==> flow/design.v <==
module uart_rx #(
    parameter CLOCKS_PER_PULSE = 4 ,  
              BITS_PER_WORD = 8,  
              W_OUT = 24  
) (
    input clk,rst_n,rx,
    output reg m_valid,
    output reg [W_OUT-1:0] m_data 
);
    localparam  IDLE    = 2'b00, 
                START   = 2'b01, 
                DATA    = 2'b10, 
                STOP    = 2'b11;
  	reg [1:0] state; 
    localparam NUM_WORDS = W_OUT / BITS_PER_WORD;
    reg[$clog2(CLOCKS_PER_PULSE)-1:0] c_clocks;
    reg[$clog2(BITS_PER_WORD)-1:0] c_bits;
    reg[$clog2(NUM_WORDS)-1:0] c_words;
    always @(posedge clk or negedge rst_n) begin
        if (!rst_n) begin
            {c_words,c_bits,c_clocks,m_valid,m_data} <= 1'b0;
            state <= IDLE;
        end else begin
            m_valid <= 0;
            case(state)
                IDLE: if(rx == 0)
                    state <= START;
                START: if(c_clocks == CLOCKS_PER_PULSE/2 - 1) begin
                        c_clocks <= 0;
                        state <= DATA;
                    end else begin
                        c_clocks <= c_clocks + 1;
                    end
              DATA:   if(c_clocks == CLOCKS_PER_PULSE-1)begin
                            c_clocks <= 0;
                            m_data <= {rx, m_data[W_OUT-1:1]};  
                            if(c_bits == BITS_PER_WORD-1) begin
                                c_bits <= 0;
                                state <= STOP;  
                                if(c_words == NUM_WORDS - 1) begin
                                    m_valid <= 1;  
                                    c_words <= 0;  
                                end else c_words <= c_words + 1;  
                            end else c_bits <= c_bits + 1;  
                        end else c_clocks <= c_clocks + 1;  
                STOP: if(c_clocks == CLOCKS_PER_PULSE - 1) begin
                        c_clocks <= 0;
                        state <= IDLE;  
                    end else c_clocks <= c_clocks + 1;
            endcase
        end
    end        
endmodule
module pwm_9ch #(
    parameter RESOLUTION = 16
)(
    input  wire                 clk,
    input  wire                 rst_n,
    input  wire [RESOLUTION-1:0] duty0,
    input  wire [RESOLUTION-1:0] duty1,
    input  wire [RESOLUTION-1:0] duty2,
    input  wire [RESOLUTION-1:0] duty3,
    input  wire [RESOLUTION-1:0] duty4,
    input  wire [RESOLUTION-1:0] duty5,
    input  wire [RESOLUTION-1:0] duty6,
    input  wire [RESOLUTION-1:0] duty7,
    input  wire [RESOLUTION-1:0] duty8,
    output reg  [8:0]           pwm_out
);
    reg [RESOLUTION-1:0] counter;
    always @(posedge clk or negedge rst_n) begin
        if (!rst_n)
            counter <= {RESOLUTION{1'b0}};
        else
            counter <= counter + 1;
    end
    always @(posedge clk or negedge rst_n) begin
        if (!rst_n) begin
            pwm_out <= 9'b0;
        end else begin
            pwm_out[0] <= (counter < duty0);
            pwm_out[1] <= (counter < duty1);
            pwm_out[2] <= (counter < duty2);
            pwm_out[3] <= (counter < duty3);
            pwm_out[4] <= (counter < duty4);
            pwm_out[5] <= (counter < duty5);
            pwm_out[6] <= (counter < duty6);
            pwm_out[7] <= (counter < duty7);
            pwm_out[8] <= (counter < duty8);
        end
    end
endmodule
module sev_seg_decorder(
    input [3:0] digit,
    output reg [6:0] seg
);
    always @(*)begin
        case(digit)
           4'd0: seg  = 7'b1000000;  
            4'd1: seg  = 7'b1111001;  
            4'd2: seg  = 7'b0100100;  
            4'd3: seg  = 7'b0110000;  
            4'd4: seg  = 7'b0011001;  
            4'd5: seg  = 7'b0010010;  
            4'd6: seg  = 7'b0000010;  
            4'd7: seg  = 7'b1111000;  
            4'd8: seg  = 7'b0000000;  
            4'd9: seg  = 7'b0010000;  
            4'd10: seg = 7'b0001000;  
            4'd11: seg = 7'b0000011;  
            4'd12: seg = 7'b1000110;  
            4'd13: seg = 7'b0100001;  
            4'd14: seg = 7'b0000110;  
            4'd15: seg = 7'b0001110;  
            default: seg = 7'b0111111;  
        endcase 
        end
endmodule
module uart_pwm_data_store #(
    parameter WIDTH = 16,
    parameter CHANNELS = 9
)(
    input  wire              clk,
    input  wire              rst_n,
    input  wire              rx_valid,
    input  wire [WIDTH-1:0]  rx_data,
    output reg  [3:0]        pkt_count,
    output reg [WIDTH-1:0] duty0,
    output reg [WIDTH-1:0] duty1,
    output reg [WIDTH-1:0] duty2,
    output reg [WIDTH-1:0] duty3,
    output reg [WIDTH-1:0] duty4,
    output reg [WIDTH-1:0] duty5,
    output reg [WIDTH-1:0] duty6,
    output reg [WIDTH-1:0] duty7,
    output reg [WIDTH-1:0] duty8
);
    reg [WIDTH-1:0] duty_reg [0:CHANNELS-1];
    integer k;
    always @(posedge clk or negedge rst_n) begin
        if (!rst_n) begin
            pkt_count <= 4'd0;
            for (k = 0; k < CHANNELS; k = k + 1)
                duty_reg[k] <= {WIDTH{1'b0}};
            duty0 <= 0; duty1 <= 0; duty2 <= 0;
            duty3 <= 0; duty4 <= 0; duty5 <= 0;
            duty6 <= 0; duty7 <= 0; duty8 <= 0;
        end else if (rx_valid) begin
            duty_reg[pkt_count] <= rx_data;
            duty0 <= duty_reg[0];
            duty1 <= duty_reg[1];
            duty2 <= duty_reg[2];
            duty3 <= duty_reg[3];
            duty4 <= duty_reg[4];
            duty5 <= duty_reg[5];
            duty6 <= duty_reg[6];
            duty7 <= duty_reg[7];
            duty8 <= duty_reg[8];
            if (pkt_count == CHANNELS-1)
                pkt_count <= 4'd0;
            else
                pkt_count <= pkt_count + 1;
        end
    end
endmodule
module uart_pwm_top (
    input  wire        clk,         
    input  wire        rst_n,       
    input  wire        uart_rx,     
    output wire [8:0]  pwm_out,     
    output wire [6:0] seg0,
    output wire [6:0] seg1,
    output wire [6:0] seg2,
    output wire [6:0] seg3,
    output wire [3:0] pkt_count
);
    wire        rx_valid;
    wire [15:0] rx_data;
    uart_rx #(.CLOCKS_PER_PULSE(434),  
              .BITS_PER_WORD(8), 
              .W_OUT(16) 
    ) uart_rx_inst (
        .clk(clk),
        .rst_n(rst_n),
        .rx(uart_rx),
        .m_data(rx_data),
        .m_valid(rx_valid)
    );
    wire [15:0] duty0, duty1, duty2, duty3, duty4, duty5, duty6, duty7, duty8;
    uart_pwm_data_store #(
        .WIDTH(16),
        .CHANNELS(9)
    ) data_store_inst (
        .clk(clk),
        .rst_n(rst_n),
        .rx_valid(rx_valid),
        .rx_data(rx_data),
        .pkt_count(pkt_count),
        .duty0(duty0), .duty1(duty1), .duty2(duty2),
        .duty3(duty3), .duty4(duty4), .duty5(duty5),
        .duty6(duty6), .duty7(duty7), .duty8(duty8)
    );
    pwm_9ch #(
        .RESOLUTION(16)
    ) pwm_inst (
        .clk(clk),
        .rst_n(rst_n),
        .duty0(duty0),
        .duty1(duty1),
        .duty2(duty2),
        .duty3(duty3),
        .duty4(duty4),
        .duty5(duty5),
        .duty6(duty6),
        .duty7(duty7),
        .duty8(duty8),
        .pwm_out(pwm_out)
    );
    wire [3:0] digit0 = rx_data[3:0];     
    wire [3:0] digit1 = rx_data[7:4];
    wire [3:0] digit2 = rx_data[11:8];
    wire [3:0] digit3 = rx_data[15:12];   
    sev_seg_decorder seg_inst0 (.digit(digit0), .seg(seg0));
    sev_seg_decorder seg_inst1 (.digit(digit1), .seg(seg1));
    sev_seg_decorder seg_inst2 (.digit(digit2), .seg(seg2));
    sev_seg_decorder seg_inst3 (.digit(digit3), .seg(seg3));
endmodule
Wiki page: uart_pwm_top / tool data

Tool chain data of uart_pwm_top
Tool output for the design above before and after an edit, in the order of the flow. Lines under "unedited" count in the file above, lines under "edited" in the edited file. "difference" is "edited" less "unedited", of the values as shown; "rel. change" is that difference over "unedited", in percent. Cell names lack the library's common part. Not given: --

Top: uart_pwm_top. Clock input: clk. Standard-cell library: sky130hd. Timing corner: tt_025C_1v80.

The edit
The edit as a unified diff against the file above. The edit is scripted: it alters the design's behaviour and was not made to optimise anything.

```diff
@@ -202,5 +202,5 @@
     );
     pwm_9ch #(
-        .RESOLUTION(16)
+        .RESOLUTION(32)
     ) pwm_inst (
         .clk(clk),
```

Word level
Source: Yosys, flattened and elaborated. Widths are those after wreduce. Registers that Yosys merges into a memory's read port (data or address) are not register bits. Print and check cells do not count. Equal cells are merged and count once. Memory sizes are those after Yosys's memory passes, which may raise the word count (mostly to a power of two), join words into wider ones and drop unused or constant bits.

Word-level totals: elaborated cells (unedited 97, edited 97, difference 0, rel. change 0.00%); memory bits (read-only) (unedited 448, edited 448, difference 0, rel. change 0.00%); input port bits (unedited 3, edited 3, difference 0, rel. change 0.00%); latch bits (unedited 0, edited 0, difference 0); memory bits (writable) (unedited 0, edited 0, difference 0); output and inout bits (unedited 41, edited 41, difference 0, rel. change 0.00%); memory cells (unedited 4, edited 4, difference 0, rel. change 0.00%); word width x clocked read ports (unedited 0, edited 0, difference 0); bits in registers (unedited 349, edited 365, difference +16, rel. change +4.58%).

Memories: words x width with read and write ports (unedited 16 x 7 bit 1R0W; 16 x 7 bit 1R0W; 16 x 7 bit 1R0W; 16 x 7 bit 1R0W, edited 16 x 7 bit 1R0W; 16 x 7 bit 1R0W; 16 x 7 bit 1R0W; 16 x 7 bit 1R0W).

Cells by class: order comparisons (unedited 9, edited 9, difference 0, rel. change 0.00%); add/sub/neg operators (unedited 5, edited 5, difference 0, rel. change 0.00%); $mul (unedited 0, edited 0, difference 0); reductions and logical operators (unedited 17, edited 17, difference 0, rel. change 0.00%); bitwise gates (word level) (unedited 0, edited 0, difference 0); multiplexer cells (unedited 16, edited 16, difference 0, rel. change 0.00%); eq/ne operators (unedited 19, edited 19, difference 0, rel. change 0.00%); shifts and indexed selects (unedited 0, edited 0, difference 0); divide/modulo/power cells (unedited 0, edited 0, difference 0).

Operators with widths: < comparator 16 bit (unedited 9, edited 0, difference -9, rel. change -100.00%); < comparator 32 x 16 -> 1 bit (unedited 0, edited 9, difference +9); adder 16 x 1 -> 16 bit (second input constant) (unedited 1, edited 0, difference -1, rel. change -100.00%); adder 32 x 1 -> 32 bit (second input constant) (unedited 0, edited 1, difference +1).

Operator kinds equal on both sides are left out: 30.

Longest topological paths
Longest topological path by Yosys (ltp), each cell counted once; first at word level (registers and memories cut), then after technology mapping (sequential cells cut; the memories' decode and read muxes count).

Depth: depth after elaboration (unedited 4, edited 4, difference 0, rel. change 0.00%); ABC_AREA (unedited 0, edited 0); mapped depth (unedited 7, edited 9, difference +2, rel. change +28.57%).

Netlist
Yosys stat after the flow's synthesis: flattened, memories mapped to cells. It holds for the ABC_AREA given above (unset counts as 0); a run with the other value may have another netlist.

Mapped netlist: buffers (unedited 74, edited 75, difference +1, rel. change +1.35%); flip-flop cells (unedited 351, edited 367, difference +16, rel. change +4.56%); mapped area (mm²) (unedited 0.0174592, edited 0.017956, difference +0.0004968, rel. change +2.85%); standard cells after synthesis (unedited 1615, edited 1754, difference +139, rel. change +8.61%); sequential area (mm²) (unedited 0.0087847, edited 0.0091851, difference +0.0004004, rel. change +4.56%).

Cell types: nand2_1 (unedited 191, edited 294, difference +103, rel. change +53.93%); o21ai_0 (unedited 187, edited 233, difference +46, rel. change +24.60%); mux2_1 (unedited 41, edited 1, difference -40, rel. change -97.56%); inv_1 (unedited 176, edited 158, difference -18, rel. change -10.23%); a211oi_1 (unedited 0, edited 18, difference +18); a21o_1 (unedited 27, edited 10, difference -17, rel. change -62.96%); dfrtp_1 (unedited 350, edited 366, difference +16, rel. change +4.57%); mux2_2 (unedited 108, edited 93, difference -15, rel. change -13.89%); xnor2_1 (unedited 13, edited 28, difference +15, rel. change +115.38%); nor4_1 (unedited 0, edited 13, difference +13); nand3_1 (unedited 11, edited 21, difference +10, rel. change +90.91%); nor2_1 (unedited 41, edited 50, difference +9, rel. change +21.95%); a2111oi_0 (unedited 9, edited 0, difference -9, rel. change -100.00%); a221o_1 (unedited 9, edited 0, difference -9, rel. change -100.00%); o21a_1 (unedited 9, edited 0, difference -9, rel. change -100.00%); o211ai_1 (unedited 4, edited 13, difference +9, rel. change +225.00%); a21oi_1 (unedited 40, edited 48, difference +8, rel. change +20.00%); buf_6 (unedited 10, edited 2, difference -8, rel. change -80.00%).

Cell types equal on both sides are left out: 9. The list need not be complete. The figures by module come from a second, unflattened synthesis with its own total; it is not the netlist above.

Second synthesis, totals: cells (unflattened synthesis) (unedited 1424, edited 2020, difference +596, rel. change +41.85%); area (unflattened synthesis) (mm²) (unedited 0.0180898, edited 0.0225341, difference +0.0044443, rel. change +24.57%).

Rows give one instance, submodules left out.

Modules, unedited: uart_pwm_data_store (instances 1, cells 639, seq. area 0.007307 mm², area 0.0111119 mm²); pwm_9ch #(RESOLUTION=16) (instances 1, cells 526, seq. area 0.0006256 mm², area 0.0042741 mm²); uart_rx (instances 1, cells 127, seq. area 0.0008521 mm², area 0.0016078 mm²); sev_seg_decorder (instances 4, cells 33, seq. area 0 mm², area 0.000274 mm²); uart_pwm_top (instances 1, cells 0, seq. area 0 mm², area 0 mm²).

Modules, edited: uart_pwm_data_store (instances 1, cells 639, seq. area 0.007307 mm², area 0.0111119 mm²); pwm_9ch #(RESOLUTION=32) (instances 1, cells 1121, seq. area 0.001026 mm², area 0.0087146 mm²); uart_rx (instances 1, cells 127, seq. area 0.0008521 mm², area 0.0016078 mm²); sev_seg_decorder (instances 4, cells 33, seq. area 0 mm², area 0.000274 mm²); uart_pwm_top (instances 1, cells 1, seq. area 0 mm², area 0.0000038 mm²).

Timing after synthesis
OpenSTA on the mapped netlist: ideal clock, no wires. The path of least setup slack (recovery checks aside). Input and output delay are each 20% of the period. Register names are those of the netlist, which keeps one name where synthesis merged equal registers.

Timing after synthesis: path kind (unedited register to output, edited register to output); start (unedited register uart_rx_inst.m_data[4], edited register uart_rx_inst.m_data[12]); end (unedited output port seg1[3], edited output port seg3[3]); clock period (ns) (unedited 20.0, edited 20.0, difference 0.0, rel. change 0.00%); setup slack (ns) (unedited 14.705, edited 14.469, difference -0.236); data required time (ns) (unedited 16.000, edited 16.000, difference 0.000, rel. change 0.00%); path buffers (unedited 0, edited 0, difference 0); time at the first pin (ns) (unedited 0.000, edited 0.000, difference 0.000); arrival time (ns) (unedited 1.295, edited 1.531, difference +0.236, rel. change +18.22%); stages (unedited 5, edited 5, difference 0, rel. change 0.00%); delay of the path (ns) (unedited 1.295, edited 1.531, difference +0.236, rel. change +18.22%); period reached after synthesis (ns) (unedited 5.295, edited 5.531, difference +0.236, rel. change +4.46%).

"delay of the path" is the arrival time less input delay plus setup time. At an output port there is no setup time. "stages" counts driving pins, that of a launching flip-flop among them; a cell with two outputs on the path counts twice. "period reached after synthesis" = period - worst setup slack (recovery checks aside). The figure is calculated, with input and output delays left at 20% of the set period. Between the ends stands the longest chain of elaborated cells between them, by number of cells; it is not shown to be the way that was timed. Of several equally long chains one is given. A line is the first line of the expression or statement that the cell stems from. Yosys adds cells for indexed reads and writes and turns some case tables into memories. A memory read counts as a cell of the chain, while the word-level depth stops at memories.

On the way, after synthesis, unedited:
Cell sequence: dfrtp_1 -> inv_1 -> ha_1 -> inv_1 -> mux4_2. For length of the longest elaborated chain the number is 1.

RTL lines, path after synthesis, unedited: start: declaration (line 8) `output reg [W_OUT-1:0] m_data`; start: assignment (line 36) `m_data <= {rx, m_data[W_OUT-1:1]};`; memory read (16 x 7 bit) (line 98) `case(digit)`; end: declaration (line 172) `output wire [6:0] seg1,`.

On the way, after synthesis, edited:
Cell sequence: dfrtp_1 -> clkinv_1 -> ha_1 -> inv_1 -> mux4_2. For length of the longest elaborated chain the number is 1.

RTL lines, path after synthesis, edited: start: declaration (line 8) `output reg [W_OUT-1:0] m_data`; start: assignment (line 36) `m_data <= {rx, m_data[W_OUT-1:1]};`; memory read (16 x 7 bit) (line 98) `case(digit)`; end: declaration (line 174) `output wire [6:0] seg3,`.

Timing after layout
From the final timing report of the runs of set A: the path of least setup slack in the routed layout; clock arrival at registers is part of the times.

Timing post-layout: path kind (unedited register to output, edited register to output); start (unedited register uart_rx_inst.m_data[12], edited register uart_rx_inst.m_data[12]); end (unedited output port seg3[3], edited output port seg3[1]); arrival time (ns) (unedited 2.78, edited 3.04, difference +0.26, rel. change +9.35%); time at the first pin (ns) (unedited 0.52, edited 0.55, difference +0.03, rel. change +5.77%); data required time (ns) (unedited 5.46, edited 5.46, difference 0.00, rel. change 0.00%); stages (unedited 6, edited 6, difference 0, rel. change 0.00%); path buffers (unedited 1, edited 1, difference 0, rel. change 0.00%); setup slack (ns) (unedited 2.68, edited 2.42, difference -0.26); clock period (ns) (unedited 6.82, edited 6.82, difference 0.00, rel. change 0.00%).

Between the ends stands the longest chain of elaborated cells between them, by number of cells; it is not shown to be the way that was timed. Of several equally long chains one is given. A memory read counts as a cell of the chain, while the word-level depth stops at memories.

On the way, post-layout, unedited:
Cell sequence: dfrtp_1 -> inv_1 -> ha_1 -> inv_1 -> mux4_2 -> clkdlybuf4s50_1. For length of the longest elaborated chain the number is 1.

RTL lines, path post-layout, unedited: start: declaration (line 8) `output reg [W_OUT-1:0] m_data`; start: assignment (line 36) `m_data <= {rx, m_data[W_OUT-1:1]};`; memory read (16 x 7 bit) (line 98) `case(digit)`; end: declaration (line 174) `output wire [6:0] seg3,`.

On the way, post-layout, edited:
Cell sequence: dfrtp_1 -> clkinv_1 -> ha_1 -> mux2i_1 -> o21ai_0 -> clkdlybuf4s50_1. For length of the longest elaborated chain the number is 1.

RTL lines, path post-layout, edited: start: declaration (line 8) `output reg [W_OUT-1:0] m_data`; start: assignment (line 36) `m_data <= {rx, m_data[W_OUT-1:1]};`; memory read (16 x 7 bit) (line 98) `case(digit)`; end: declaration (line 174) `output wire [6:0] seg3,`.

Flow runs
Both versions went through the flow (Yosys, OpenROAD) with the same settings in each pair. Constraints: input delay and output delay 20% of the set period each, output load 0.01 pF.

Settings, set A:
For CORE_UTILIZATION the number is 40. period_ns: 6.82. CAP_MARGIN: 20. For CORE_MARGIN the number is 2. For SLEW_MARGIN the number is 20.

Measured results, set A: overall die area (mm²) (unedited 0.0453349, edited 0.0465999, difference +0.0012650, rel. change +2.79%); worst setup slack after layout (ns) (unedited 2.675, edited 2.415, difference -0.260); standard-cell area after layout (mm²) (unedited 0.0196013, edited 0.0203633, difference +0.0007620, rel. change +3.89%); smallest hold slack (ns) (unedited 0.467, edited 0.477, difference +0.010); synthesized cell area (mm²) (unedited 0.0174592, edited 0.017956, difference +0.0004968, rel. change +2.85%).

Settings, set B:
The entry for ABC_AREA reads 1. CAP_MARGIN: 0. The entry for CELL_PAD_IN_SITES_GLOBAL_PLACEMENT reads 3. The entry for CORE_ASPECT_RATIO reads 1.0. For CORE_MARGIN the number is 10. For CORE_UTILIZATION the number is 21. GPL_TIMING_DRIVEN: 0. For HOLD_SLACK_MARGIN the number is 0.11. Under PLACE_DENSITY stands 0.51. For SLEW_MARGIN the number is 0. period_ns: 5.3.

Measured results, set B: overall die area (mm²) (unedited 0.0940342, edited 0.099935, difference +0.0059008, rel. change +6.28%); worst setup slack after layout (ns) (unedited 0.831, edited 0.919, difference +0.088); standard-cell area after layout (mm²) (unedited 0.0208362, edited 0.0221125, difference +0.0012763, rel. change +6.13%); synthesized cell area (mm²) (unedited 0.0172553, edited 0.0184152, difference +0.0011599, rel. change +6.72%).
